==> flow/design.v <==
`timescale 1ns / 1ps
module accelerator (
    input  wire clk,
    input  wire rst_n,
    input  wire in_valid,
    input  wire [31:0] in_data,
    output wire in_ready,
    output wire out_valid,
    output wire [31:0] out_data,
    input  wire out_ready
);
parameter MAX_SHAPES = 8;
parameter MAX_REGION_W = 64;
parameter MAX_REGION_H = 64;
parameter MAX_SHAPE_CELLS = 16;
function integer clog2;
    input integer value;
    integer v;
    begin
        v = value - 1;
        for (clog2 = 0; v > 0; clog2 = clog2 + 1)
            v = v >> 1;
    end
endfunction
localparam integer SHAPE_IDX_W = clog2(MAX_SHAPES + 1);
localparam ST_IDLE        = 3'd0;
localparam ST_LOAD_SHAPES = 3'd1;
localparam ST_LOAD_REGION = 3'd2;
localparam ST_OUTPUT      = 3'd3;
reg [2:0] state;
reg [15:0] num_shapes;
reg [15:0] num_regions;
reg [15:0] regions_seen;
reg [31:0] regions_that_fit;
reg [7:0] shape_num_cells [0:MAX_SHAPES-1];
reg [SHAPE_IDX_W-1:0] shape_idx;
reg [1:0] shape_substate;  
reg [7:0] cells_remaining;
reg [15:0] region_w;
reg [15:0] region_h;
reg [7:0] region_q [0:MAX_SHAPES-1];
reg [1:0] region_substate;  
integer i;
wire accept = in_valid && in_ready;
wire shape_loading_done = (shape_idx >= num_shapes);
wire region_loading_done = (regions_seen >= num_regions);
assign in_ready =
    (state == ST_IDLE)        ? 1'b1 :
    (state == ST_LOAD_SHAPES) ? !shape_loading_done :
    (state == ST_LOAD_REGION) ? !region_loading_done :
    1'b0;  
assign out_valid = (state == ST_OUTPUT);
assign out_data  = regions_that_fit;
always @(posedge clk) begin
    if (!rst_n) begin
        state <= ST_IDLE;
        num_shapes <= 16'd0;
        num_regions <= 16'd0;
        regions_seen <= 16'd0;
        regions_that_fit <= 32'd0;
        shape_idx <= {SHAPE_IDX_W{1'b0}};
        shape_substate <= 2'd0;
        cells_remaining <= 8'd0;
        region_substate <= 2'd0;
        region_w <= 16'd0;
        region_h <= 16'd0;
        for (i = 0; i < MAX_SHAPES; i = i + 1) begin
            shape_num_cells[i] <= 8'd0;
            region_q[i] <= 8'd0;
        end
    end else begin
        case (state)
            ST_IDLE: begin
                if (accept) begin
                    num_shapes <= (in_data[15:0] > MAX_SHAPES) ? MAX_SHAPES : in_data[15:0];
                    num_regions <= in_data[31:16];
                    regions_seen <= 16'd0;
                    regions_that_fit <= 32'd0;
                    shape_idx <= {SHAPE_IDX_W{1'b0}};
                    shape_substate <= 2'd0;
                    cells_remaining <= 8'd0;
                    region_substate <= 2'd0;
                    state <= ST_LOAD_SHAPES;
                end
            end
            ST_LOAD_SHAPES: begin
                if (shape_idx >= num_shapes) begin
                    region_substate <= 2'd0;
                    state <= ST_LOAD_REGION;
                end else if (accept) begin
                    case (shape_substate)
                        2'd0: begin
                            shape_num_cells[shape_idx] <= in_data[23:16];
                            cells_remaining <= in_data[23:16];
                            if (in_data[23:16] == 0) begin
                                shape_idx <= shape_idx + 1'b1;
                                shape_substate <= 2'd0;
                            end else begin
                                shape_substate <= 2'd1;
                            end
                        end
                        2'd1: begin
                            if (cells_remaining <= 8'd4) begin
                                cells_remaining <= 8'd0;
                                shape_idx <= shape_idx + 1'b1;
                                shape_substate <= 2'd0;
                            end else begin
                                cells_remaining <= cells_remaining - 8'd4;
                                shape_substate <= 2'd1;
                            end
                        end
                        default: shape_substate <= 2'd0;
                    endcase
                end
            end
            ST_LOAD_REGION: begin
                if (regions_seen >= num_regions) begin
                    state <= ST_OUTPUT;
                end else if (accept) begin
                    case (region_substate)
                        2'd0: begin
                            region_w <= in_data[15:0];
                            region_h <= in_data[31:16];
                            for (i = 0; i < MAX_SHAPES; i = i + 1) begin
                                region_q[i] <= 8'd0;
                            end
                            region_substate <= 2'd1;
                        end
                        2'd1: begin
                            region_q[0] <= in_data[7:0];
                            if (MAX_SHAPES > 1) region_q[1] <= in_data[15:8];
                            if (MAX_SHAPES > 2) region_q[2] <= in_data[23:16];
                            if (MAX_SHAPES > 3) region_q[3] <= in_data[31:24];
                            region_substate <= 2'd2;
                        end
                        2'd2: begin
                            if (MAX_SHAPES > 4) region_q[4] <= in_data[7:0];
                            if (MAX_SHAPES > 5) region_q[5] <= in_data[15:8];
                            if (MAX_SHAPES > 6) region_q[6] <= in_data[23:16];
                            if (MAX_SHAPES > 7) region_q[7] <= in_data[31:24];
                            begin : area_calc_block
                                reg [31:0] ra;
                                reg [31:0] ta;
                                integer k;
                                ra = region_w * region_h;
                                ta = 32'd0;
                                for (k = 0; (k < MAX_SHAPES) && (k < 4); k = k + 1) begin
                                    ta = ta + (shape_num_cells[k] * region_q[k]);
                                end
                                if (MAX_SHAPES > 4) ta = ta + (shape_num_cells[4] * in_data[7:0]);
                                if (MAX_SHAPES > 5) ta = ta + (shape_num_cells[5] * in_data[15:8]);
                                if (MAX_SHAPES > 6) ta = ta + (shape_num_cells[6] * in_data[23:16]);
                                if (MAX_SHAPES > 7) ta = ta + (shape_num_cells[7] * in_data[31:24]);
                                if (ta <= ra) begin
                                    regions_that_fit <= regions_that_fit + 1'b1;
                                end
                            end
                            regions_seen <= regions_seen + 1'b1;
                            region_substate <= 2'd0;
                        end
                        default: region_substate <= 2'd0;
                    endcase
                end
            end
            ST_OUTPUT: begin
                if (out_valid && out_ready) begin
                    state <= ST_IDLE;
                end
            end
            default: state <= ST_IDLE;
        endcase
    end
end
endmodule
`timescale 1ns / 1ps
module day12_top #(
    parameter MAX_REGION_W = 64,
    parameter MAX_REGION_H = 64
) (
    input  wire clk,
    input  wire rst_n,
    input  wire in_valid,
    input  wire [31:0] in_data,
    output wire in_ready,
    output wire out_valid,
    output wire [31:0] out_data,
    input  wire out_ready
);
accelerator #(
    .MAX_REGION_W(MAX_REGION_W),
    .MAX_REGION_H(MAX_REGION_H)
) accel (
    .clk(clk),
    .rst_n(rst_n),
    .in_valid(in_valid),
    .in_data(in_data),
    .in_ready(in_ready),
    .out_valid(out_valid),
    .out_data(out_data),
    .out_ready(out_ready)
);
endmodule
=== Reports on day12_top ===
Tool output for the design above, in the order of the flow.
Lines are those of the file above, counted from 1.
Cell names lack the library's common part.
Not given: --

* Design top: day12_top
* Clock: clk
* Cell library: sky130hd
* Timing corner: tt_025C_1v80

=== Word level ===
Yosys after proc, flatten, opt, wreduce and memory -nomap, before mapping. Print and check cells are not counted. Equal cells are merged and count once.
Yosys's memory passes give these memory sizes; they may raise the number of words (mostly to a power of two), join words into wider ones and drop unused or constant bits.

* $add $sub $neg: 11
* Order comparisons: 5
* Bitwise operators: 1
* Reductions and logical operators: 22
* Multiplexer cells: 85
* Multiply operators: 9
* Equal/unequal tests: 19

{| class="wikitable"
|+ Operators by type and width
! cell !! count
|-
| multiplier 8 x 8 -> 16 bit || 8
|-
| two-way mux 32 bit || 25
|-
| multiplier 16 x 16 -> 32 bit || 1
|-
| adder 32 bit || 7
|-
| case mux 8 bit (select 2 bit) || 6
|-
| two-way mux 16 bit || 5
|-
| two-way mux 8 bit || 9
|-
| case mux 32 bit (select 2 bit) || 1
|-
| adder 32 x 1 -> 32 bit with constant B || 1
|-
| <= comparator 32 bit || 1
|-
| case mux 16 bit (select 2 bit) || 1
|-
| two-way mux 3 bit || 9
|-
| two-way mux 4 bit || 5
|-
| adder 16 x 1 -> 16 bit with constant B || 1
|-
| >= comparator 16 bit || 1
|-
| greater-than comparator 16 x 4 -> 1 bit with constant B || 1
|-
| >= comparator 4 x 16 -> 1 bit || 1
|-
| AND reduction 4 bit || 4
|-
| case mux 4 bit (select 2 bit) || 2
|-
| AND reduction 5 bit || 3
|-
| case mux 3 bit (select 4 bit) || 1
|-
| case mux 2 bit (select 2 bit) || 3
|-
| two-way mux 2 bit || 6
|-
| two-way mux 1 bit || 11
|-
| inequality test 2 x 1 -> 1 bit with constant B || 5
|-
| inequality test 2 bit with constant B || 5
|-
| inequality test 3 bit with constant B || 3
|-
| subtractor 8 x 3 -> 8 bit with constant B || 1
|}

Other operator kinds: 18; their cells: 25.

* Memory bits (writable): 64
* Bits of input ports: 36
* Output and inout port bits: 34
* Memories: 1
* Flip-flop bits (word level): 163
* Cells after elaboration: 168

{| class="wikitable"
|+ Memories
! name !! words !! width !! RTL line !! text
|-
| accel.shape_num_cells || 8 || 8 || 35 || <nowiki>reg [7:0] shape_num_cells [0:MAX_SHAPES-1];</nowiki>
|}

=== Longest topological paths ===
Longest topological path by Yosys (ltp), each cell counted once; first at word level (registers and memories cut), then after technology mapping (sequential cells cut; the memories' decode and read muxes count).

* Depth after elaboration: 34
* ABC_AREA: 0
* Mapped depth: 57
* Mapped depth without buffers: 54

=== After synthesis ===
Yosys stat after the flow's synthesis: flattened, memories mapped to cells. It holds for the ABC_AREA given above (unset counts as 0); a run with the other value may have another netlist.
The area totals of this step are shown rounded.

{| class="wikitable"
|+ Cell types
! cell !! count !! area in all (um2)
|-
| fa_1 || 532 || 1.07E+04
|-
| ha_1 || 506 || 6.33E+03
|-
| dfxtp_1 || 165 || 3.3E+03
|-
| and2_1 || 523 || 3.27E+03
|-
| inv_1 || 705 || 2.65E+03
|-
| edfxtp_1 || 64 || 1.92E+03
|-
| nand2_1 || 478 || 1.79E+03
|-
| xnor2_1 || 147 || 1.29E+03
|-
| a21oi_1 || 185 || 925.888
|-
| clkbuf_1 || 150 || 563.04
|-
| nor2_1 || 138 || 517.997
|-
| o21ai_0 || 101 || 505.485
|-
| a21o_1 || 54 || 405.389
|-
| xor2_1 || 45 || 394.128
|-
| nand3_1 || 78 || 390.374
|-
| a22o_1 || 32 || 280.269
|-
| o21a_1 || 36 || 270.259
|-
| or4_1 || 33 || 247.738
|}

Other cell types: 66; their cells: 401.

* Buffers: 160
* Cell area after synthesis: 38700 um2
* Sequential part of the area: 5230 um2
* Standard cells after synthesis: 4373
* Mapped flip-flops: 229

The figures by module come from a second, unflattened synthesis with its own total; it is not the netlist above.

* Cell total of the unflattened synthesis: 4170
* Area (unflattened synthesis): 37800 um2

Each row is one instance without its submodules.

{| class="wikitable"
|+ By module
! module !! cells !! area (um2) !! times used !! seq. area (um2)
|-
| accelerator || 4170 || 37800 || 1 || 5230
|-
| day12_top || 0 || 0.0 || 1 || 0.0
|}

=== Worst setup path after synthesis ===
Path of least setup slack by OpenSTA after synthesis, without wires, with an ideal clock, recovery checks aside; 20% of the period is set as input and as output delay. Where synthesis merged equal registers, the netlist keeps one of their names.

* Path type: in2reg
* From: in in_data[2]
* To: reg accel.regions_that_fit[19]
* External input delay: 2900 ps
* Delay of the path: 11201 ps
* Stages: 52
* Data arrival time: 14030 ps
* Library setup time: 71 ps
* Period: 14500 ps
* Time at the first pin: 2900 ps
* Path slack: 398 ps
* Required time: 14429 ps
* Buffers on the path: 3
* Synthesis period reached: 14102 ps

"delay of the path" is the arrival time less input delay plus setup time.
"stages": output pins that drive a net of the path, with the launching flip-flop's if there is one; two outputs of one cell count as two.
"synthesis period reached" is the clock period less the worst setup slack; recovery checks do not enter. This is arithmetic on one report: input and output delays are still those of the set period (20% each).
Between the ends stands the longest chain of elaborated cells between them, by number of cells; it is not shown to be the way that was timed. Of several equally long chains one is given.
Each line given opens the expression or statement behind the cell; cells for indexed reads and writes are added by Yosys, which also makes memories of some case tables.
A register here has more assigning lines than the two given.

* Cell sequence: clkbuf_1 and2_1 fa_1 inv_1 fa_1 fa_1 fa_1 inv_1 ha_1 inv_1 xnor2_1 fa_1 fa_1 fa_1 inv_1 ha_1 nor3_1 a21oi_1 [... 16 more ...] o21ai_0 a31oi_1 o2bb2a_1 o22ai_1 xnor2_1 ha_1 a21o_1 a21oi_1 a221o_1 a311o_1 a31oi_1 o2111a_1 nand4_1 a2111oi_4 buf_6 buf_12 o31ai_1 a21oi_2
* Length of the longest elaborated chain: 31
* Elaborated cells between the ends (all ways): 33
* Source lines of those cells: 10
* Those cells by class: add/sub: 4; mul: 1; compare: 1; eq/ne: 1; mux: 25; reduce/logical: 1

{| class="wikitable"
|+ Ends and longest elaborated chain, post-synthesis
! item !! RTL line !! text
|-
| start, declared || 183 || <nowiki>input  wire [31:0] in_data,</nowiki>
|-
| multiplier 8 x 8 -> 16 bit || 150 || <nowiki>if (MAX_SHAPES > 4) ta = ta + (shape_num_cells[4] * in_data[7:0]);</nowiki>
|-
| adder 32 bit || 150 ||
|-
| two-way mux 32 bit || 120 || <nowiki>case (region_substate)</nowiki>
|-
| two-way mux 32 bit || 119 || <nowiki>end else if (accept) begin</nowiki>
|-
| two-way mux 32 bit || 117 || <nowiki>if (regions_seen >= num_regions) begin</nowiki>
|-
| two-way mux 32 bit || 72 || <nowiki>case (state)</nowiki>
|-
| two-way mux 32 bit || 55 || <nowiki>if (!rst_n) begin</nowiki>
|-
| [... 17 more ...] || -- ||
|-
| two-way mux 32 bit || 55 ||
|-
| <= comparator 32 bit || 154 || <nowiki>if (ta <= ra) begin</nowiki>
|-
| two-way mux 32 bit || 154 ||
|-
| two-way mux 32 bit || 120 ||
|-
| two-way mux 32 bit || 119 ||
|-
| two-way mux 32 bit || 117 ||
|-
| case mux 32 bit (select 2 bit) || 72 ||
|-
| end, assigned || 78 || <nowiki>regions_that_fit <= 32'd0;</nowiki>
|-
| end, assigned || 155 || <nowiki>regions_that_fit <= regions_that_fit + 1'b1;</nowiki>
|-
| end, declared || 34 || <nowiki>reg [31:0] regions_that_fit;</nowiki>
|}

=== Timing after layout ===
From the final timing report of run 1: the path of least setup slack in the routed layout; clock arrival at registers is part of the times.
The path's times are printed in steps of 10 ps; the period is the one set.

* Path type: in2reg
* From: in in_data[6]
* To: reg accel.regions_that_fit[16]
* Stages: 54
* Required time: 11600 ps
* External input delay: 2220 ps
* Path slack: -2170 ps
* Time at the first pin: 2220 ps
* Data arrival time: 13780 ps
* Period: 11100 ps
* Library setup time: 70 ps
* Buffers on the path: 7

Between the ends stands the longest chain of elaborated cells between them, by number of cells; it is not shown to be the way that was timed. Of several equally long chains one is given.
A register here has more assigning lines than the two given.

* Cell sequence: buf_2 buf_8 buf_4 and2_1 fa_1 fa_1 fa_1 inv_1 fa_1 inv_2 ha_4 nor2b_1 o21a_1 nor2_2 xnor2_2 fa_1 fa_1 fa_1 [... 18 more ...] a2111o_1 buf_6 xor2_1 ha_1 a21o_1 a21o_1 a21oi_2 a221o_1 a311o_1 a31oi_1 o2111a_1 nand4_1 a2111oi_4 buf_6 buf_12 clkbuf_16 o31ai_1 a21oi_2
* Length of the longest elaborated chain: 31
* Elaborated cells between the ends (all ways): 33
* Source lines of those cells: 10
* Those cells by class: add/sub: 4; mul: 1; compare: 1; eq/ne: 1; mux: 25; reduce/logical: 1

{| class="wikitable"
|+ Ends and longest elaborated chain, after layout
! item !! RTL line !! text
|-
| start, declared || 183 || <nowiki>input  wire [31:0] in_data,</nowiki>
|-
| multiplier 8 x 8 -> 16 bit || 150 || <nowiki>if (MAX_SHAPES > 4) ta = ta + (shape_num_cells[4] * in_data[7:0]);</nowiki>
|-
| adder 32 bit || 150 ||
|-
| two-way mux 32 bit || 120 || <nowiki>case (region_substate)</nowiki>
|-
| two-way mux 32 bit || 119 || <nowiki>end else if (accept) begin</nowiki>
|-
| two-way mux 32 bit || 117 || <nowiki>if (regions_seen >= num_regions) begin</nowiki>
|-
| two-way mux 32 bit || 72 || <nowiki>case (state)</nowiki>
|-
| two-way mux 32 bit || 55 || <nowiki>if (!rst_n) begin</nowiki>
|-
| [... 17 more ...] || -- ||
|-
| two-way mux 32 bit || 55 ||
|-
| <= comparator 32 bit || 154 || <nowiki>if (ta <= ra) begin</nowiki>
|-
| two-way mux 32 bit || 154 ||
|-
| two-way mux 32 bit || 120 ||
|-
| two-way mux 32 bit || 119 ||
|-
| two-way mux 32 bit || 117 ||
|-
| case mux 32 bit (select 2 bit) || 72 ||
|-
| end, assigned || 78 || <nowiki>regions_that_fit <= 32'd0;</nowiki>
|-
| end, assigned || 155 || <nowiki>regions_that_fit <= regions_that_fit + 1'b1;</nowiki>
|-
| end, declared || 34 || <nowiki>reg [31:0] regions_that_fit;</nowiki>
|}

Wiki page: day12_top / flow data

Stored flow runs of day12_top (3 of them; Yosys, OpenROAD, sky130hd). They differ in their settings and are not a sequence. Constraints: input delay and output delay 20% of the set period each, output load 0.01 pF.
By "achieved period" is meant the clock period of the run minus its worst setup slack. This is arithmetic on one report: input and output delays are still those of the set period (20% each).
By "critical path time" is meant the share of the clock period that the worst setup path is allowed (20% is reserved at inputs, 20% at outputs), minus its slack. Clock arrival times at its registers enter into it.
By "power consumption" is meant OpenSTA's value without simulated activity: inputs other than the clock are taken to toggle once in ten clock periods, and the tool carries that through the logic.
"critical path time" is known to 10 ps.
Measured values are rounded.

=== Run 1 ===
{| class="wikitable"
! Setting !! Value
|-
| ABC_AREA || 0
|-
| CAP_MARGIN || 5
|-
| CELL_PAD_IN_SITES_DETAIL_PLACEMENT || 0
|-
| CELL_PAD_IN_SITES_GLOBAL_PLACEMENT || 1
|-
| CORE_ASPECT_RATIO || 1.94
|-
| CORE_MARGIN || 5
|-
| CORE_UTILIZATION || 56
|-
| CTS_CLUSTER_DIAMETER || 308
|-
| GPL_ROUTABILITY_DRIVEN || 0
|-
| HOLD_SLACK_MARGIN || 0.3
|-
| MAX_ROUTING_LAYER || met4
|-
| PLACE_DENSITY || 0.68
|-
| SETUP_SLACK_MARGIN || 0.38
|-
| SLEW_MARGIN || 35
|-
| TNS_END_PERCENT || 55
|-
| period_ns || 11.1
|-
! Result !! Value
|-
| Netlist area reported by Yosys || 38700 um2
|-
| Area of the die || 74700 um2
|-
| Standard-cell area of the final layout || 45200 um2
|-
| Final utilization || 65.7 %
|-
| Setup slack of the critical path || -2170 ps
|-
| Sum of negative setup slack || -68100 ps
|-
| Post-route worst hold slack || 452 ps
|-
| Power consumption || 0.0104 W
|-
| Achieved period || 13271 ps
|-
| Critical path time || 11050 ps
|-
| Type of the worst setup path || in2reg
|}

=== Run 2 ===
{| class="wikitable"
! Setting !! Value
|-
| ABC_AREA || 1
|-
| CELL_PAD_IN_SITES_DETAIL_PLACEMENT || 1
|-
| CORE_UTILIZATION || 27
|-
| GPL_ROUTABILITY_DRIVEN || 0
|-
| MAX_ROUTING_LAYER || met5
|-
| PLACE_DENSITY_LB_ADDON || 0.29
|-
| SLEW_MARGIN || 40
|-
| period_ns || 21.8
|-
| CAP_MARGIN || 20
|-
| CORE_MARGIN || 2
|-
! Result !! Value
|-
| Netlist area reported by Yosys || 40700 um2
|-
| Area of the die || 154000 um2
|-
| Standard-cell area of the final layout || 44300 um2
|-
| Final utilization || 29.6 %
|-
| Setup slack of the critical path || 5470 ps
|-
| Sum of negative setup slack || 0 ps
|-
| Post-route worst hold slack || 447 ps
|-
| Power consumption || 0.00402 W
|-
| Achieved period || 16329 ps
|-
| Critical path time || 11970 ps
|-
| Type of the worst setup path || in2reg
|}

=== Run 3 ===
{| class="wikitable"
! Setting !! Value
|-
| ABC_AREA || 1
|-
| CORE_MARGIN || 9
|-
| CORE_UTILIZATION || 57
|-
| SLEW_MARGIN || 35
|-
| TNS_END_PERCENT || 80
|-
| period_ns || 14.5
|-
| CAP_MARGIN || 20
|-
! Result !! Value
|-
| Netlist area reported by Yosys || 40700 um2
|-
| Area of the die || 81400 um2
|-
| Standard-cell area of the final layout || 43000 um2
|-
| Final utilization || 61.1 %
|-
| Setup slack of the critical path || 896 ps
|-
| Sum of negative setup slack || 0 ps
|-
| Post-route worst hold slack || 445 ps
|-
| Power consumption || 0.00596 W
|-
| Achieved period || 13604 ps
|-
| Critical path time || 10700 ps
|-
| Type of the worst setup path || in2reg
|}
